==> flow/design.v <==
`timescale 1ns / 1ps
module axi_timer_averager_functional (
    input  logic        CLK            ,
    input  logic        RESET          ,
    input  logic        START_TIMER    ,
    input  logic        STOP_TIMER     ,
    input  logic        AVG_MSMT_ENABLE,
    input  logic [ 4:0] AVG_MSMT_LIMIT ,
    output logic [31:0] MSMT_VALUE     ,
    output logic        MSMT_VALID     ,
    output logic [63:0] AVG_MSMT_VALUE ,
    output logic [31:0] MSMT_COUNT     ,
    input  logic [ 3:0] LOAD_EN        ,
    input  logic [31:0] LOAD_DATA      ,
    input  logic [ 3:0] LOAD_STRB      
);
    function automatic logic [31:0] merge_bytes(input logic [31:0] old_value, input logic [31:0] new_value, input logic [3:0] strb);
        for (int b = 0; b < 4; b++)
            merge_bytes[b*8 +: 8] = strb[b] ? new_value[b*8 +: 8] : old_value[b*8 +: 8];
    endfunction
    logic d_start_timer;
    logic start_event  ;
    logic d_stop_timer;
    logic stop_event  ;
    localparam logic IDLE_ST = 1'b0;
    localparam logic MSMT_ST = 1'b1;
    logic [31:0] measurement_value;
    logic current_state;
    logic [31:0] avg_msmt_count;
    logic [31:0] avg_msmt_limit;
    logic [63:0] avg_msmt_value        ;
    logic [63:0] avg_msmt_value_shifted;
    logic        avg_msmt_value_valid  ;
    logic [31:0] avg_msmt_limit_rom [0:31];
    always_comb begin
        for (int i = 0; i < 32; i++)
            avg_msmt_limit_rom[i] = 32'h00000001 << i;
    end
    logic d_avg_msmt_enable;
    logic avg_msmt_event;
    always_ff @(posedge CLK) begin : MSMT_COUNT_processing  
        if (RESET)
            MSMT_COUNT <= 32'd1;
        else
            MSMT_COUNT <= avg_msmt_count + 1;
    end 
    always_comb begin 
        MSMT_VALUE = measurement_value;
    end 
    always_ff @(posedge CLK) begin 
        if (RESET)
            d_start_timer <= 1'b0;
        else
            d_start_timer <= START_TIMER ;
    end 
    always_ff @(posedge CLK) begin 
        if (RESET) begin 
            start_event <= 1'b0;
        end else if (!d_start_timer & START_TIMER) begin 
            start_event <= 1'b1;
        end else begin 
            start_event <= 1'b0;
        end 
    end 
    always_ff @(posedge CLK) begin 
        if (RESET)
            d_stop_timer <= 1'b0;
        else
            d_stop_timer <= STOP_TIMER;
    end 
    always_ff @(posedge CLK) begin 
        if (RESET) begin 
            stop_event <= 1'b0;
        end else if (!d_stop_timer & STOP_TIMER) begin 
            stop_event <= 1'b1;
        end else begin 
            stop_event <= 1'b0;
        end 
    end 
    always_ff @(posedge CLK) begin : current_state_processing 
        if (RESET) begin 
            current_state <= IDLE_ST;
        end else begin 
            case (current_state)
                IDLE_ST : 
                    if (start_event) begin 
                        current_state <= MSMT_ST;
                    end else begin 
                        current_state <= current_state;
                    end 
                MSMT_ST : 
                    if (stop_event) begin 
                        current_state <= IDLE_ST;
                    end else begin 
                        current_state <= current_state;
                    end 
                default : 
                    current_state <= current_state;
            endcase  
        end 
    end 
    always_ff @(posedge CLK) begin : measurement_value_processing 
        if (RESET) begin 
            measurement_value <= '0;
        end else if (LOAD_EN[3]) begin 
            measurement_value <= merge_bytes(measurement_value, LOAD_DATA, LOAD_STRB);
        end else begin 
            case (current_state)
                MSMT_ST : 
                    measurement_value <= measurement_value + 1;
                default : 
                    measurement_value <= '0;
            endcase  
        end 
    end 
    always_ff @(posedge CLK) begin : MSMT_VALID_processing 
        if (RESET) begin 
            MSMT_VALID <= 1'b0;
        end else begin 
            case (current_state) 
                MSMT_ST : 
                    if (stop_event) begin 
                        MSMT_VALID <= 1'b1;
                    end else begin 
                        MSMT_VALID <= 1'b0;
                    end 
                default : 
                    MSMT_VALID <= 1'b0;
            endcase  
        end 
    end 
    always_ff @(posedge CLK) begin : avg_msmt_count_processing 
        if (RESET) begin 
            avg_msmt_count <= '0;
        end else if (LOAD_EN[2]) begin 
            avg_msmt_count <= merge_bytes(avg_msmt_count, LOAD_DATA, LOAD_STRB);
        end else if ((avg_msmt_count == avg_msmt_limit) | !AVG_MSMT_ENABLE) begin 
            avg_msmt_count <= '0;
        end else begin 
            if (MSMT_VALID) begin 
                avg_msmt_count <= avg_msmt_count + 1;
            end else begin 
                avg_msmt_count <= avg_msmt_count;
            end 
        end 
    end 
    always_ff @(posedge CLK) begin : d_avg_msmt_enable_processing 
        if (RESET)
            d_avg_msmt_enable <= 1'b0;
        else
            d_avg_msmt_enable <= AVG_MSMT_ENABLE;
    end 
    always_ff @(posedge CLK) begin 
        if (RESET) begin 
            avg_msmt_event <= 1'b0;
        end else if (AVG_MSMT_ENABLE & !d_avg_msmt_enable) begin 
            avg_msmt_event <= 1'b1;
        end else begin 
            avg_msmt_event <= 1'b0;
        end 
    end 
    always_ff @(posedge CLK) begin : avg_msmt_limit_processing 
        if (RESET) begin 
            avg_msmt_limit <= '0;
        end else if (avg_msmt_event) begin 
            avg_msmt_limit <= avg_msmt_limit_rom[AVG_MSMT_LIMIT];
        end else begin 
            avg_msmt_limit <= avg_msmt_limit;
        end 
    end 
    always_ff @(posedge CLK) begin : avg_msmt_value_processing 
        if (RESET) begin 
            avg_msmt_value <= '0;
        end else if (LOAD_EN[0]) begin 
            avg_msmt_value[31:0] <= merge_bytes(avg_msmt_value[31:0], LOAD_DATA, LOAD_STRB);
        end else if (LOAD_EN[1]) begin 
            avg_msmt_value[63:32] <= merge_bytes(avg_msmt_value[63:32], LOAD_DATA, LOAD_STRB);
        end else if (avg_msmt_limit == avg_msmt_count) begin 
            avg_msmt_value <= '0;
        end else begin 
            if (AVG_MSMT_ENABLE) begin 
                if (MSMT_VALID) begin 
                        avg_msmt_value <= avg_msmt_value + measurement_value;
                end else begin 
                    avg_msmt_value <= avg_msmt_value;
                end 
            end else begin 
                avg_msmt_value <= '0;
            end 
        end 
    end 
    always_ff @(posedge CLK) begin : avg_msmt_value_shifted_processing 
        if (RESET) begin 
            avg_msmt_value_shifted <= '0;
        end else begin 
            case (AVG_MSMT_LIMIT) 
                5'h00   : avg_msmt_value_shifted <= avg_msmt_value[63:0];
                5'h01   : avg_msmt_value_shifted <= avg_msmt_value[63:1];
                5'h02   : avg_msmt_value_shifted <= avg_msmt_value[63:2];
                5'h03   : avg_msmt_value_shifted <= avg_msmt_value[63:3];
                5'h04   : avg_msmt_value_shifted <= avg_msmt_value[63:4];
                5'h05   : avg_msmt_value_shifted <= avg_msmt_value[63:5];
                5'h06   : avg_msmt_value_shifted <= avg_msmt_value[63:6];
                5'h07   : avg_msmt_value_shifted <= avg_msmt_value[63:7];
                5'h08   : avg_msmt_value_shifted <= avg_msmt_value[63:8];
                5'h09   : avg_msmt_value_shifted <= avg_msmt_value[63:9];
                5'h0a   : avg_msmt_value_shifted <= avg_msmt_value[63:10];
                5'h0b   : avg_msmt_value_shifted <= avg_msmt_value[63:11];
                5'h0c   : avg_msmt_value_shifted <= avg_msmt_value[63:12];
                5'h0d   : avg_msmt_value_shifted <= avg_msmt_value[63:13];
                5'h0e   : avg_msmt_value_shifted <= avg_msmt_value[63:14];
                5'h0f   : avg_msmt_value_shifted <= avg_msmt_value[63:15];
                5'h10   : avg_msmt_value_shifted <= avg_msmt_value[63:16];
                5'h11   : avg_msmt_value_shifted <= avg_msmt_value[63:17];
                5'h12   : avg_msmt_value_shifted <= avg_msmt_value[63:18];
                5'h13   : avg_msmt_value_shifted <= avg_msmt_value[63:19];
                5'h14   : avg_msmt_value_shifted <= avg_msmt_value[63:20];
                5'h15   : avg_msmt_value_shifted <= avg_msmt_value[63:21];
                5'h16   : avg_msmt_value_shifted <= avg_msmt_value[63:22];
                5'h17   : avg_msmt_value_shifted <= avg_msmt_value[63:23];
                5'h18   : avg_msmt_value_shifted <= avg_msmt_value[63:24];
                5'h19   : avg_msmt_value_shifted <= avg_msmt_value[63:25];
                5'h1a   : avg_msmt_value_shifted <= avg_msmt_value[63:26];
                5'h1b   : avg_msmt_value_shifted <= avg_msmt_value[63:27];
                5'h1c   : avg_msmt_value_shifted <= avg_msmt_value[63:28];
                5'h1d   : avg_msmt_value_shifted <= avg_msmt_value[63:29];
                5'h1e   : avg_msmt_value_shifted <= avg_msmt_value[63:30];
                5'h1f   : avg_msmt_value_shifted <= avg_msmt_value[63:31];
                default : avg_msmt_value_shifted <= avg_msmt_value[63:31];
            endcase  
        end 
    end 
    always_ff @(posedge CLK) begin : avg_msmt_value_valid_processing 
        if (RESET) begin 
            avg_msmt_value_valid <= 1'b0;
        end else if (avg_msmt_count == avg_msmt_limit) begin 
            avg_msmt_value_valid <= 1'b1;
        end else begin 
            avg_msmt_value_valid <= 1'b0;
        end 
    end
    always_ff @(posedge CLK) begin 
        if (RESET) begin 
            AVG_MSMT_VALUE <= '0;
        end else if (avg_msmt_value_valid) begin 
            AVG_MSMT_VALUE <= avg_msmt_value_shifted;
        end else begin 
            AVG_MSMT_VALUE <= AVG_MSMT_VALUE;
        end 
    end 
endmodule
`timescale 1 ns / 1 ps
module axi_timer_averager #(
    parameter integer DEFAULT_SAMPLES_SERIE = 2,
    parameter integer S_AXI_LITE_DATA_WIDTH = 32  ,
    parameter integer S_AXI_LITE_ADDR_WIDTH = 32
) (
    input  logic                                 CLK               ,
    input  logic                                 RESETN            ,
    input  logic [    S_AXI_LITE_ADDR_WIDTH-1:0] S_AXI_LITE_AWADDR ,
    input  logic [                          2:0] S_AXI_LITE_AWPROT ,
    input  logic                                 S_AXI_LITE_AWVALID,
    output logic                                 S_AXI_LITE_AWREADY,
    input  logic [    S_AXI_LITE_DATA_WIDTH-1:0] S_AXI_LITE_WDATA  ,
    input  logic [(S_AXI_LITE_DATA_WIDTH/8)-1:0] S_AXI_LITE_WSTRB  ,
    input  logic                                 S_AXI_LITE_WVALID ,
    output logic                                 S_AXI_LITE_WREADY ,
    output logic [                          1:0] S_AXI_LITE_BRESP  ,
    output logic                                 S_AXI_LITE_BVALID ,
    input  logic                                 S_AXI_LITE_BREADY ,
    input  logic [    S_AXI_LITE_ADDR_WIDTH-1:0] S_AXI_LITE_ARADDR ,
    input  logic [                          2:0] S_AXI_LITE_ARPROT ,
    input  logic                                 S_AXI_LITE_ARVALID,
    output logic                                 S_AXI_LITE_ARREADY,
    output logic [    S_AXI_LITE_DATA_WIDTH-1:0] S_AXI_LITE_RDATA  ,
    output logic [                          1:0] S_AXI_LITE_RRESP  ,
    output logic                                 S_AXI_LITE_RVALID ,
    input  logic                                 S_AXI_LITE_RREADY ,
    output logic [                         31:0] MSMT_VALUE        ,
    output logic                                 MSMT_VALID        ,
    input  logic                                 INTR
);
    logic [S_AXI_LITE_ADDR_WIDTH-1:0] axi_awaddr ;
    logic                             axi_awready;
    logic                             axi_wready ;
    logic [                      1:0] axi_bresp  ;
    logic                             axi_bvalid ;
    logic [S_AXI_LITE_ADDR_WIDTH-1:0] axi_araddr ;
    logic                             axi_arready;
    logic [S_AXI_LITE_DATA_WIDTH-1:0] axi_rdata  ;
    logic [                      1:0] axi_rresp  ;
    logic                             axi_rvalid ;
    localparam integer ADDR_LSB          = (S_AXI_LITE_DATA_WIDTH/32) + 1;
    localparam integer OPT_MEM_ADDR_BITS = 5                             ;
    logic                                                            slv_reg_rden                          ;
    logic                                                            slv_reg_wren                          ;
    logic [S_AXI_LITE_DATA_WIDTH-1:0]                                reg_data_out                          ;
    logic                                                            aw_en                                 ;
    logic        start_timer       ;
    logic        stop_timer        ;
    logic        avg_msmt_enable   ;
    logic [ 4:0] avg_msmt_limit    ;
    logic [31:0] msmt_count_reg    ;
    logic [63:0] avg_msmt_value_reg;
    logic [ 3:0] load_en           ;
    always_comb begin : S_AXI_LITE_processing 
        S_AXI_LITE_AWREADY = axi_awready;
        S_AXI_LITE_WREADY  = axi_wready;
        S_AXI_LITE_BRESP   = axi_bresp;
        S_AXI_LITE_BVALID  = axi_bvalid;
        S_AXI_LITE_ARREADY = axi_arready;
        S_AXI_LITE_RDATA   = axi_rdata;
        S_AXI_LITE_RRESP   = axi_rresp;
    end 
    always_ff @( posedge CLK ) begin : S_AXI_LITE_RVALID_proc
        if (~RESETN)
            S_AXI_LITE_RVALID <= 1'b0;
        else
            S_AXI_LITE_RVALID <= axi_rvalid;
    end 
    always_ff @( posedge CLK ) begin : axi_awready_proc
        if (~RESETN)
            axi_awready <= 1'b0;
        else    
            if (~axi_awready & S_AXI_LITE_AWVALID & S_AXI_LITE_WVALID & aw_en)
                axi_awready <= 1'b1;
            else 
                if (S_AXI_LITE_BREADY & axi_bvalid)
                    axi_awready <= 1'b0;
                else
                    axi_awready <= 1'b0;
    end       
    always_ff @( posedge CLK ) begin : aw_en_proc
        if (~RESETN)
            aw_en <= 1'b1;
        else
            if (~axi_awready & S_AXI_LITE_AWVALID & S_AXI_LITE_WVALID & aw_en)
                aw_en <= 1'b0;
            else 
                if (S_AXI_LITE_BREADY & axi_bvalid)
                    aw_en <= 1'b1;
    end       
    always_ff @( posedge CLK ) begin : axi_awaddr_proc
        if (~RESETN)
            axi_awaddr <= '0;
        else
            if (~axi_awready & S_AXI_LITE_AWVALID & S_AXI_LITE_WVALID & aw_en)
                axi_awaddr <= S_AXI_LITE_AWADDR;
    end       
    always_ff @( posedge CLK ) begin : axi_wready_proc
        if (~RESETN)
            axi_wready <= 1'b0;
        else    
            if (~axi_wready & S_AXI_LITE_WVALID & S_AXI_LITE_AWVALID & aw_en )
                axi_wready <= 1'b1;
            else
                axi_wready <= 1'b0;
    end       
    always_comb begin : slv_reg_wren_processing  
        slv_reg_wren = axi_wready & S_AXI_LITE_WVALID & axi_awready & S_AXI_LITE_AWVALID;
    end
    always_ff @( posedge CLK ) begin : axi_bvalid_proc
        if (~RESETN)
            axi_bvalid  <= 1'b0;
        else
            if (axi_awready & S_AXI_LITE_AWVALID & ~axi_bvalid & axi_wready & S_AXI_LITE_WVALID)
                axi_bvalid <= 1'b1;
            else
                if (S_AXI_LITE_BREADY & axi_bvalid)
                    axi_bvalid <= 1'b0; 
    end   
    always_ff @( posedge CLK ) begin : axi_bresp_proc
        if (~RESETN)
            axi_bresp   <= 2'b0;
        else
            if (axi_awready & S_AXI_LITE_AWVALID & ~axi_bvalid & axi_wready & S_AXI_LITE_WVALID)
                axi_bresp  <= 2'b0;  
    end   
    always_ff @( posedge CLK ) begin : axi_arready_proc
        if (~RESETN)
            axi_arready <= 1'b0;
        else    
            if (~axi_arready & S_AXI_LITE_ARVALID)
                axi_arready <= 1'b1;
            else
                axi_arready <= 1'b0;
    end       
    always_ff @( posedge CLK ) begin : axi_araddr_proc
        if (~RESETN)
            axi_araddr  <= 32'b0;
        else    
            if (~axi_arready & S_AXI_LITE_ARVALID)
                axi_araddr  <= S_AXI_LITE_ARADDR;
    end       
    always_ff @( posedge CLK ) begin : axi_rvalid_proc
        if (~RESETN)
            axi_rvalid <= 1'b0;
        else
            if (axi_arready & S_AXI_LITE_ARVALID & ~axi_rvalid)
                axi_rvalid <= 1'b1;
            else 
                if (axi_rvalid & S_AXI_LITE_RREADY)
                    axi_rvalid <= 1'b0;
    end    
    always_ff @( posedge CLK ) begin : axi_rresp_proc
        if (~RESETN)
            axi_rresp  <= '0;
        else
            if (axi_arready & S_AXI_LITE_ARVALID & ~axi_rvalid)
                axi_rresp  <= 2'b0;  
    end    
    always_ff @(posedge CLK) begin : slv_reg_rden_proc
        if (~RESETN)
            slv_reg_rden <= 1'b0;
        else
            slv_reg_rden <= axi_arready & S_AXI_LITE_ARVALID & ~axi_rvalid;
    end 
    always_ff @(posedge CLK) begin
        if (~RESETN)
            reg_data_out <= '0;
        else
        case ( axi_araddr[ADDR_LSB+OPT_MEM_ADDR_BITS:ADDR_LSB] )
            8'h00   : reg_data_out <= {31'b0, stop_timer};
            8'h01   : reg_data_out <= {16'b0, 3'b0, avg_msmt_limit, 7'b0, avg_msmt_enable};
            8'h02   : reg_data_out <= avg_msmt_value_reg[31:0];
            8'h03   : reg_data_out <= avg_msmt_value_reg[63:32];
            8'h04   : reg_data_out <= msmt_count_reg[31:0];
            default : reg_data_out <= '0;
        endcase
    end
    always_ff @(posedge CLK) begin
        if (~RESETN)
            axi_rdata <= '0;
        else if (slv_reg_rden)
            axi_rdata <= reg_data_out;      
    end    
    always_ff @(posedge CLK) begin : stop_timer_processing 
        if (~RESETN) begin 
            stop_timer <= 1'b0;
        end else begin 
            if (slv_reg_wren) begin 
                if (axi_awaddr[ADDR_LSB + OPT_MEM_ADDR_BITS : ADDR_LSB] == 0) begin 
                    if (S_AXI_LITE_WSTRB[0]) begin 
                        stop_timer <= S_AXI_LITE_WDATA[0];
                    end else begin 
                        stop_timer <= 1'b0;
                    end 
                end else begin 
                    stop_timer <= 1'b0;
                end 
            end else begin 
                stop_timer <= 1'b0;
            end 
        end 
    end 
    always_ff @(posedge CLK) begin : avg_msmt_enable_processing 
        if (~RESETN) begin 
            avg_msmt_enable <= 1'b0;
        end else begin 
            if (slv_reg_wren) begin 
                if (axi_awaddr[ADDR_LSB + OPT_MEM_ADDR_BITS : ADDR_LSB] == 1) begin 
                    if (S_AXI_LITE_WSTRB[0]) begin 
                        avg_msmt_enable <= S_AXI_LITE_WDATA[0];
                    end else begin 
                        avg_msmt_enable <= avg_msmt_enable;
                    end 
                end else begin 
                    avg_msmt_enable <= avg_msmt_enable;
                end 
            end else begin 
                avg_msmt_enable <= avg_msmt_enable;
            end 
        end 
    end 
    always_ff @(posedge CLK) begin : avg_msmt_limit_processing 
        if (~RESETN) begin 
            avg_msmt_limit <= DEFAULT_SAMPLES_SERIE;
        end else begin 
            if (slv_reg_wren) begin 
                if (axi_awaddr[ADDR_LSB + OPT_MEM_ADDR_BITS : ADDR_LSB] == 1) begin 
                    if (S_AXI_LITE_WSTRB[1]) begin 
                        avg_msmt_limit <= S_AXI_LITE_WDATA[12:8];
                    end else begin 
                        avg_msmt_limit <= avg_msmt_limit;
                    end 
                end else begin 
                    avg_msmt_limit <= avg_msmt_limit;
                end 
            end else begin 
                avg_msmt_limit <= avg_msmt_limit;
            end 
        end 
    end 
    always_ff @(posedge CLK) begin : start_timer_processing 
        if (~RESETN)
            start_timer <= 1'b0;
        else
            start_timer <= INTR;
    end 
    always_comb begin : load_en_processing 
        load_en[0] = slv_reg_wren & (axi_awaddr[ADDR_LSB + OPT_MEM_ADDR_BITS : ADDR_LSB] == 2);
        load_en[1] = slv_reg_wren & (axi_awaddr[ADDR_LSB + OPT_MEM_ADDR_BITS : ADDR_LSB] == 3);
        load_en[2] = slv_reg_wren & (axi_awaddr[ADDR_LSB + OPT_MEM_ADDR_BITS : ADDR_LSB] == 4);
        load_en[3] = slv_reg_wren & (axi_awaddr[ADDR_LSB + OPT_MEM_ADDR_BITS : ADDR_LSB] == 5);
    end
    axi_timer_averager_functional axi_timer_averager_functional_inst (
        .CLK            (CLK               ),
        .RESET          (~RESETN           ),
        .START_TIMER    (start_timer       ),
        .STOP_TIMER     (stop_timer        ),
        .AVG_MSMT_ENABLE(avg_msmt_enable   ),
        .AVG_MSMT_LIMIT (avg_msmt_limit    ),
        .MSMT_VALUE     (MSMT_VALUE        ),
        .MSMT_VALID     (MSMT_VALID        ),
        .AVG_MSMT_VALUE (avg_msmt_value_reg),
        .MSMT_COUNT     (msmt_count_reg    ),
        .LOAD_EN        (load_en           ),
        .LOAD_DATA      (S_AXI_LITE_WDATA  ),
        .LOAD_STRB      (S_AXI_LITE_WSTRB  )
    );
endmodule
* Step by step through the tools: axi_timer_averager
The steps from the RTL of axi_timer_averager to its reports follow in flow order.
Lines are those of the file above, counted from 1.
Operators: Yosys type, input widths -> output width; for muxes data width and select width s.
Cell names lack the library's common part.
Not given: -
- Top :: axi_timer_averager
- Clock input :: CLK
- Standard-cell library :: sky130hd
- Corner :: tt_025C_1v80

* After elaboration
Yosys after proc, flatten, opt, wreduce and memory -nomap, before mapping. Print and check cells are not counted.
- Cells after elaboration :: 207
- Output and inout bits :: 74
- Register bits after elaboration :: 425
- Mux-type cells :: 38
- Reductions and logical operators :: 27
- Equal/unequal tests :: 61
- $add $sub $neg :: 3
- Bitwise operators :: 33
** Operators with widths (number)
- $pmux 64 s32 :: 1
- $pmux 32 s32 :: 1
- $mux 32 :: 14
- $pmux 32 s5 :: 1
- $eq 5x5->1 const B :: 16
- $add 32x1->32 const B :: 2
- $eq 32x32->1 :: 2
- $add 64x32->64 :: 1
- $eq 5x4->1 const B :: 8
- $ne 2x2->1 const B :: 17
- $mux 8 :: 4
- $reduce_and 3->1 :: 10
- $and 1x1->1 :: 25
- $eq 6x2->1 const B :: 4
- $eq 5x3->1 const B :: 4
- $eq 6x3->1 const B :: 3
- $mux 1 :: 16
- $eq 6x1->1 const B :: 2
- $logic_not 6->1 :: 2
- $reduce_and 2->1 :: 5
- $eq 5x2->1 const B :: 2
- $ne 4x1->1 const B :: 2
- $not 1->1 :: 7
- $reduce_bool 2->1 :: 3
- $eq 5x1->1 const B :: 1
- $logic_not 5->1 :: 1
- $logic_not 1->1 :: 4
- $reduce_and 4->1 :: 1
Not listed: further kinds 3, cells in them 3.

* Depth
Yosys ltp: most cells in a row. Word level: on the elaborated netlist, between registers, memories and ports. Mapped: between sequential cells and ports; inverters and the memories' decode and read muxes count.
- Depth after elaboration :: 6
- ABC_AREA :: 0
- Gate-level depth with buffers :: 11
- Mapped depth without buffers :: 11

* Netlist
The flow's flattened synthesis, as Yosys stat reports it; memories are mapped. The netlist is that of the ABC_AREA named above (0 if unset); the other value can give another one.
** Cells by type (number)
- dfxtp_1 :: 421
- a221oi_1 :: 226
- a22oi_1 :: 257
- a22o_1 :: 210
- mux2i_1 :: 161
- nor2_1 :: 425
- clkbuf_1 :: 393
- nand4_1 :: 141
- a222oi_1 :: 78
- a21oi_1 :: 132
- nand2_1 :: 142
- nor3_1 :: 95
- o21ai_0 :: 86
- ha_1 :: 34
- nand3_1 :: 85
- xor2_1 :: 48
- xnor2_1 :: 43
- a211oi_1 :: 45
Not listed: further types 76, cells in them 557.
- Flip-flops :: 421
- Cell count :: 3579
- Mapped area :: 28414.8 µm²
- Buffer cells :: 494
By module: a second synthesis without flattening, with its own total; a netlist apart from the flattened one above.
- Cell total of the unflattened synthesis :: 3682
- Area (unflattened synthesis) :: 28947.8 µm²
Rows give one instance, submodules left out.
** By module
- axi_timer_averager_functional :: cells 3271, sequential area 6586.3 µm², times used 1, area 24967.7 µm²
- axi_timer_averager :: cells 411, sequential area 1841.8 µm², times used 1, area 3980.1 µm²

* Path before layout
OpenSTA on the mapped netlist: ideal clock, no wires. The path of least setup slack (recovery checks aside). Input and output delay are each 20% of the period. Register names are those of the netlist, which keeps one name where synthesis merged equal registers.
- Path type :: input to register
- Start point :: input S_AXI_LITE_WVALID
- End point :: register axi_timer_averager_functional_inst.measurement_value[21]
- Input delay :: 1.600 ns
- Buffers on the path :: 2
- Period :: 8.0 ns
- Stages on the path :: 8
- Slack :: 4.625 ns
- Data required time :: 7.878 ns
- Arrival time :: 3.253 ns
- Delay of the path :: 1.775 ns
- Time at the first pin :: 1.600 ns
- Period reached after synthesis :: 3.375 ns
"delay of the path" = arrival - input delay + setup time.
"stages on the path" counts driving pins, that of a launching flip-flop among them; a cell with two outputs on the path counts twice.
"period reached after synthesis" is the clock period less the worst setup slack; recovery checks do not enter. This is arithmetic on one report: input and output delays are still those of the set period (20% each).
Between the ends stands the longest chain of elaborated cells between them, by number of cells; it is not shown to be the way that was timed. Of several equally long chains one is given.
A line is the first line of the expression or statement that the cell stems from. Yosys adds cells for indexed reads and writes and turns some case tables into memories.
At most two assigning lines are given for a register; there are more.
- Cells stage by stage :: nand4_1 nor3_1 nand4_1 nand2_1 buf_1 clkbuf_1 o22ai_1 o311a_1
- Cells in the longest elaborated chain :: 5
- Elaborated cells on any way between the ends :: 6
- Source lines of those cells :: 3
** Ends and longest elaborated chain, after synthesis
- start: declaration :: RTL line 266 : input  logic                                 S_AXI_LITE_WVALID ,
- $and 1x1->1 x3 :: RTL line 360 : slv_reg_wren = axi_wready & S_AXI_LITE_WVALID & axi_awready & S_AXI_LITE_AWVALID;
- $and 1x1->1 :: RTL line 504 : load_en[3] = slv_reg_wren & (axi_awaddr[ADDR_LSB + OPT_MEM_ADDR_BITS : ADDR_LSB] == 5);
- $mux 32 :: RTL line 105 : end else if (LOAD_EN[3]) begin
- end: assignment :: RTL line 106 : measurement_value <= merge_bytes(measurement_value, LOAD_DATA, LOAD_STRB);
- end: assignment :: RTL line 110 : measurement_value <= measurement_value + 1;
- end: declaration :: RTL line 27 : logic [31:0] measurement_value;

* Timing after layout
From the final timing report of entry A: the path of least setup slack in the routed layout; clock arrival at registers is part of the times.
- Path type :: register to register
- Start point :: register axi_timer_averager_functional_inst.measurement_value[0]
- End point :: register axi_timer_averager_functional_inst.avg_msmt_value[34]
- Time at the first pin :: 0.61 ns
- Data required time :: 3.50 ns
- Arrival time :: 3.58 ns
- Buffers on the path :: 4
- Stages on the path :: 16
- Period :: 3.02 ns
- Slack :: -0.08 ns
Between the ends stands the longest chain of elaborated cells between them, by number of cells; it is not shown to be the way that was timed. Of several equally long chains one is given.
At most two assigning lines are given for a register; there are more.
- Cells stage by stage :: dfxtp_4 ha_4 inv_2 fa_2 and2b_1 o31a_1 o31ai_4 a221o_1 a211oi_4 buf_6 buf_6 buf_4 o21ai_4 buf_6 a21oi_1 o2bb2a_2
- Cells in the longest elaborated chain :: 5
- Elaborated cells on any way between the ends :: 5
- Source lines of those cells :: 5
** Ends and longest elaborated chain, after layout
- start: declaration :: RTL line 27 : logic [31:0] measurement_value;
- start: assignment :: RTL line 106 : measurement_value <= merge_bytes(measurement_value, LOAD_DATA, LOAD_STRB);
- start: assignment :: RTL line 110 : measurement_value <= measurement_value + 1;
- $add 64x32->64 :: RTL line 183 : avg_msmt_value <= avg_msmt_value + measurement_value;
- $mux 32 :: RTL line 182 : if (MSMT_VALID) begin
- $mux 32 :: RTL line 181 : if (AVG_MSMT_ENABLE) begin
- $mux 32 :: RTL line 178 : end else if (avg_msmt_limit == avg_msmt_count) begin
- $mux 32 :: RTL line 176 : end else if (LOAD_EN[1]) begin
- end: assignment :: RTL line 177 : avg_msmt_value[63:32] <= merge_bytes(avg_msmt_value[63:32], LOAD_DATA, LOAD_STRB);
- end: assignment :: RTL line 183
- end: declaration :: RTL line 31 : logic [63:0] avg_msmt_value        ;

Appendix: measured runs

Design axi_timer_averager on sky130hd. What follows are 3 stored runs of the flow, each under its own settings; their order means nothing. The constraints put input and output delay at 20% of the set period each and load the outputs with 0.01 pF.
"clock period achieved" is the run's clock period less its worst setup slack. It is reckoned from that one timing run; input and output delays stay at 20% of the period that was set.
"worst path time": the worst setup path's part of the clock period (all of it between registers, 20% less for each end at a port) less its slack. A launch clock that arrives late makes it longer, a capture clock that arrives late makes it shorter.
"overall power" is the tool's figure for a default switching activity; nothing was simulated.

* Entry A
** Files
==> flow/run.sh <==
#!/bin/bash
# the make line also repeats the synthesis and layout settings of config.mk as NAME=value (left out here)
make -C /OpenROAD-flow-scripts/flow DESIGN_CONFIG=/design/flow/config.mk WORK_HOME=/design/flow/orfs CLKGATE_MAP_FILE= finish
==> flow/config.mk <==
export PLATFORM = sky130hd
export DESIGN_NAME = axi_timer_averager
export DESIGN_NICKNAME = axi_timer_averager
export VERILOG_FILES = /design/flow/design.v
export SDC_FILE = /design/flow/constraint.sdc
export NUM_CORES = 4
export LEC_CHECK = 0
export ABC_AREA = 0
export CAP_MARGIN = 20
export CELL_PAD_IN_SITES_DETAIL_PLACEMENT = 1
export CELL_PAD_IN_SITES_GLOBAL_PLACEMENT = 2
export CORE_MARGIN = 2
export CORE_UTILIZATION = 46
export GPL_ROUTABILITY_DRIVEN = 1
export MAX_ROUTING_LAYER = met4
export SETUP_SLACK_MARGIN = 0.08
export SLEW_MARGIN = 0
==> flow/constraint.sdc <==
create_clock -name core_clock -period 3.02 [get_ports {CLK}]
set_input_delay 0.6040 -clock core_clock [delete_from_list [all_inputs] [get_ports {CLK}]]
set_output_delay 0.6040 -clock core_clock [all_outputs]
set_load 0.01 [all_outputs]
** Results
- Summed negative setup slack :: -0.330 ns
- Post-synthesis cell area :: 28,414.8 µm²
- Worst setup slack after layout :: -0.080 ns
- Clock period achieved :: 3.100 ns
- Overall power :: 12,392 µW
- Worst hold slack in the final report :: 0.385 ns
- Standard-cell area of the final layout :: 35,036.1 µm²
- Worst path time :: 3.10 ns
- Worst setup path kind :: register to register
- Overall die area :: 63,776.5 µm²
- Utilization after routing :: 0.571

* Entry B
** Files
==> flow/run.sh <==
#!/bin/bash
# the make line also repeats the synthesis and layout settings of config.mk as NAME=value (left out here)
make -C /OpenROAD-flow-scripts/flow DESIGN_CONFIG=/design/flow/config.mk WORK_HOME=/design/flow/orfs CLKGATE_MAP_FILE= finish
==> flow/config.mk <==
export PLATFORM = sky130hd
export DESIGN_NAME = axi_timer_averager
export DESIGN_NICKNAME = axi_timer_averager
export VERILOG_FILES = /design/flow/design.v
export SDC_FILE = /design/flow/constraint.sdc
export NUM_CORES = 4
export LEC_CHECK = 0
export ABC_AREA = 1
export CAP_MARGIN = 35
export CELL_PAD_IN_SITES_DETAIL_PLACEMENT = 2
export CELL_PAD_IN_SITES_GLOBAL_PLACEMENT = 1
export CORE_MARGIN = 2
export CORE_UTILIZATION = 35
export CTS_CLUSTER_SIZE = 13
export GPL_ROUTABILITY_DRIVEN = 0
export GPL_TIMING_DRIVEN = 0
export HOLD_SLACK_MARGIN = 0.18
export MAX_ROUTING_LAYER = met4
export MIN_ROUTING_LAYER = met1
export PLACE_DENSITY_LB_ADDON = 0.13
export SETUP_SLACK_MARGIN = -0.31
export SLEW_MARGIN = 35
export TNS_END_PERCENT = 45
==> flow/constraint.sdc <==
create_clock -name core_clock -period 8.0 [get_ports {CLK}]
set_input_delay 1.6000 -clock core_clock [delete_from_list [all_inputs] [get_ports {CLK}]]
set_output_delay 1.6000 -clock core_clock [all_outputs]
set_load 0.01 [all_outputs]
** Results
Stopped before the end: routing reported ODB-0269.

* Entry C
** Files
==> flow/run.sh <==
#!/bin/bash
# the make line also repeats the synthesis and layout settings of config.mk as NAME=value (left out here)
make -C /OpenROAD-flow-scripts/flow DESIGN_CONFIG=/design/flow/config.mk WORK_HOME=/design/flow/orfs CLKGATE_MAP_FILE= finish
==> flow/config.mk <==
export PLATFORM = sky130hd
export DESIGN_NAME = axi_timer_averager
export DESIGN_NICKNAME = axi_timer_averager
export VERILOG_FILES = /design/flow/design.v
export SDC_FILE = /design/flow/constraint.sdc
export NUM_CORES = 4
export LEC_CHECK = 0
export ABC_AREA = 1
export CAP_MARGIN = 20
export CELL_PAD_IN_SITES_DETAIL_PLACEMENT = 1
export CELL_PAD_IN_SITES_GLOBAL_PLACEMENT = 3
export CORE_MARGIN = 6
export CORE_UTILIZATION = 23
export CTS_CLUSTER_DIAMETER = 389
export GPL_ROUTABILITY_DRIVEN = 1
export GPL_TIMING_DRIVEN = 1
export HOLD_SLACK_MARGIN = 0.1
export MAX_ROUTING_LAYER = met4
export PLACE_DENSITY_LB_ADDON = 0.27
export SETUP_SLACK_MARGIN = 0.87
export SLEW_MARGIN = 20
export TNS_END_PERCENT = 40
==> flow/constraint.sdc <==
create_clock -name core_clock -period 5.44 [get_ports {CLK}]
set_input_delay 1.0880 -clock core_clock [delete_from_list [all_inputs] [get_ports {CLK}]]
set_output_delay 1.0880 -clock core_clock [all_outputs]
set_load 0.01 [all_outputs]
** Results
- Summed negative setup slack :: 0.000 ns
- Post-synthesis cell area :: 31,542.8 µm²
- Worst setup slack after layout :: 1.691 ns
- Clock period achieved :: 3.749 ns
- Overall power :: 7,403 µW
- Worst hold slack in the final report :: 0.386 ns
- Standard-cell area of the final layout :: 36,543.8 µm²
- Worst path time :: 3.75 ns
- Worst setup path kind :: register to register
- Overall die area :: 146,172.0 µm²
- Utilization after routing :: 0.269
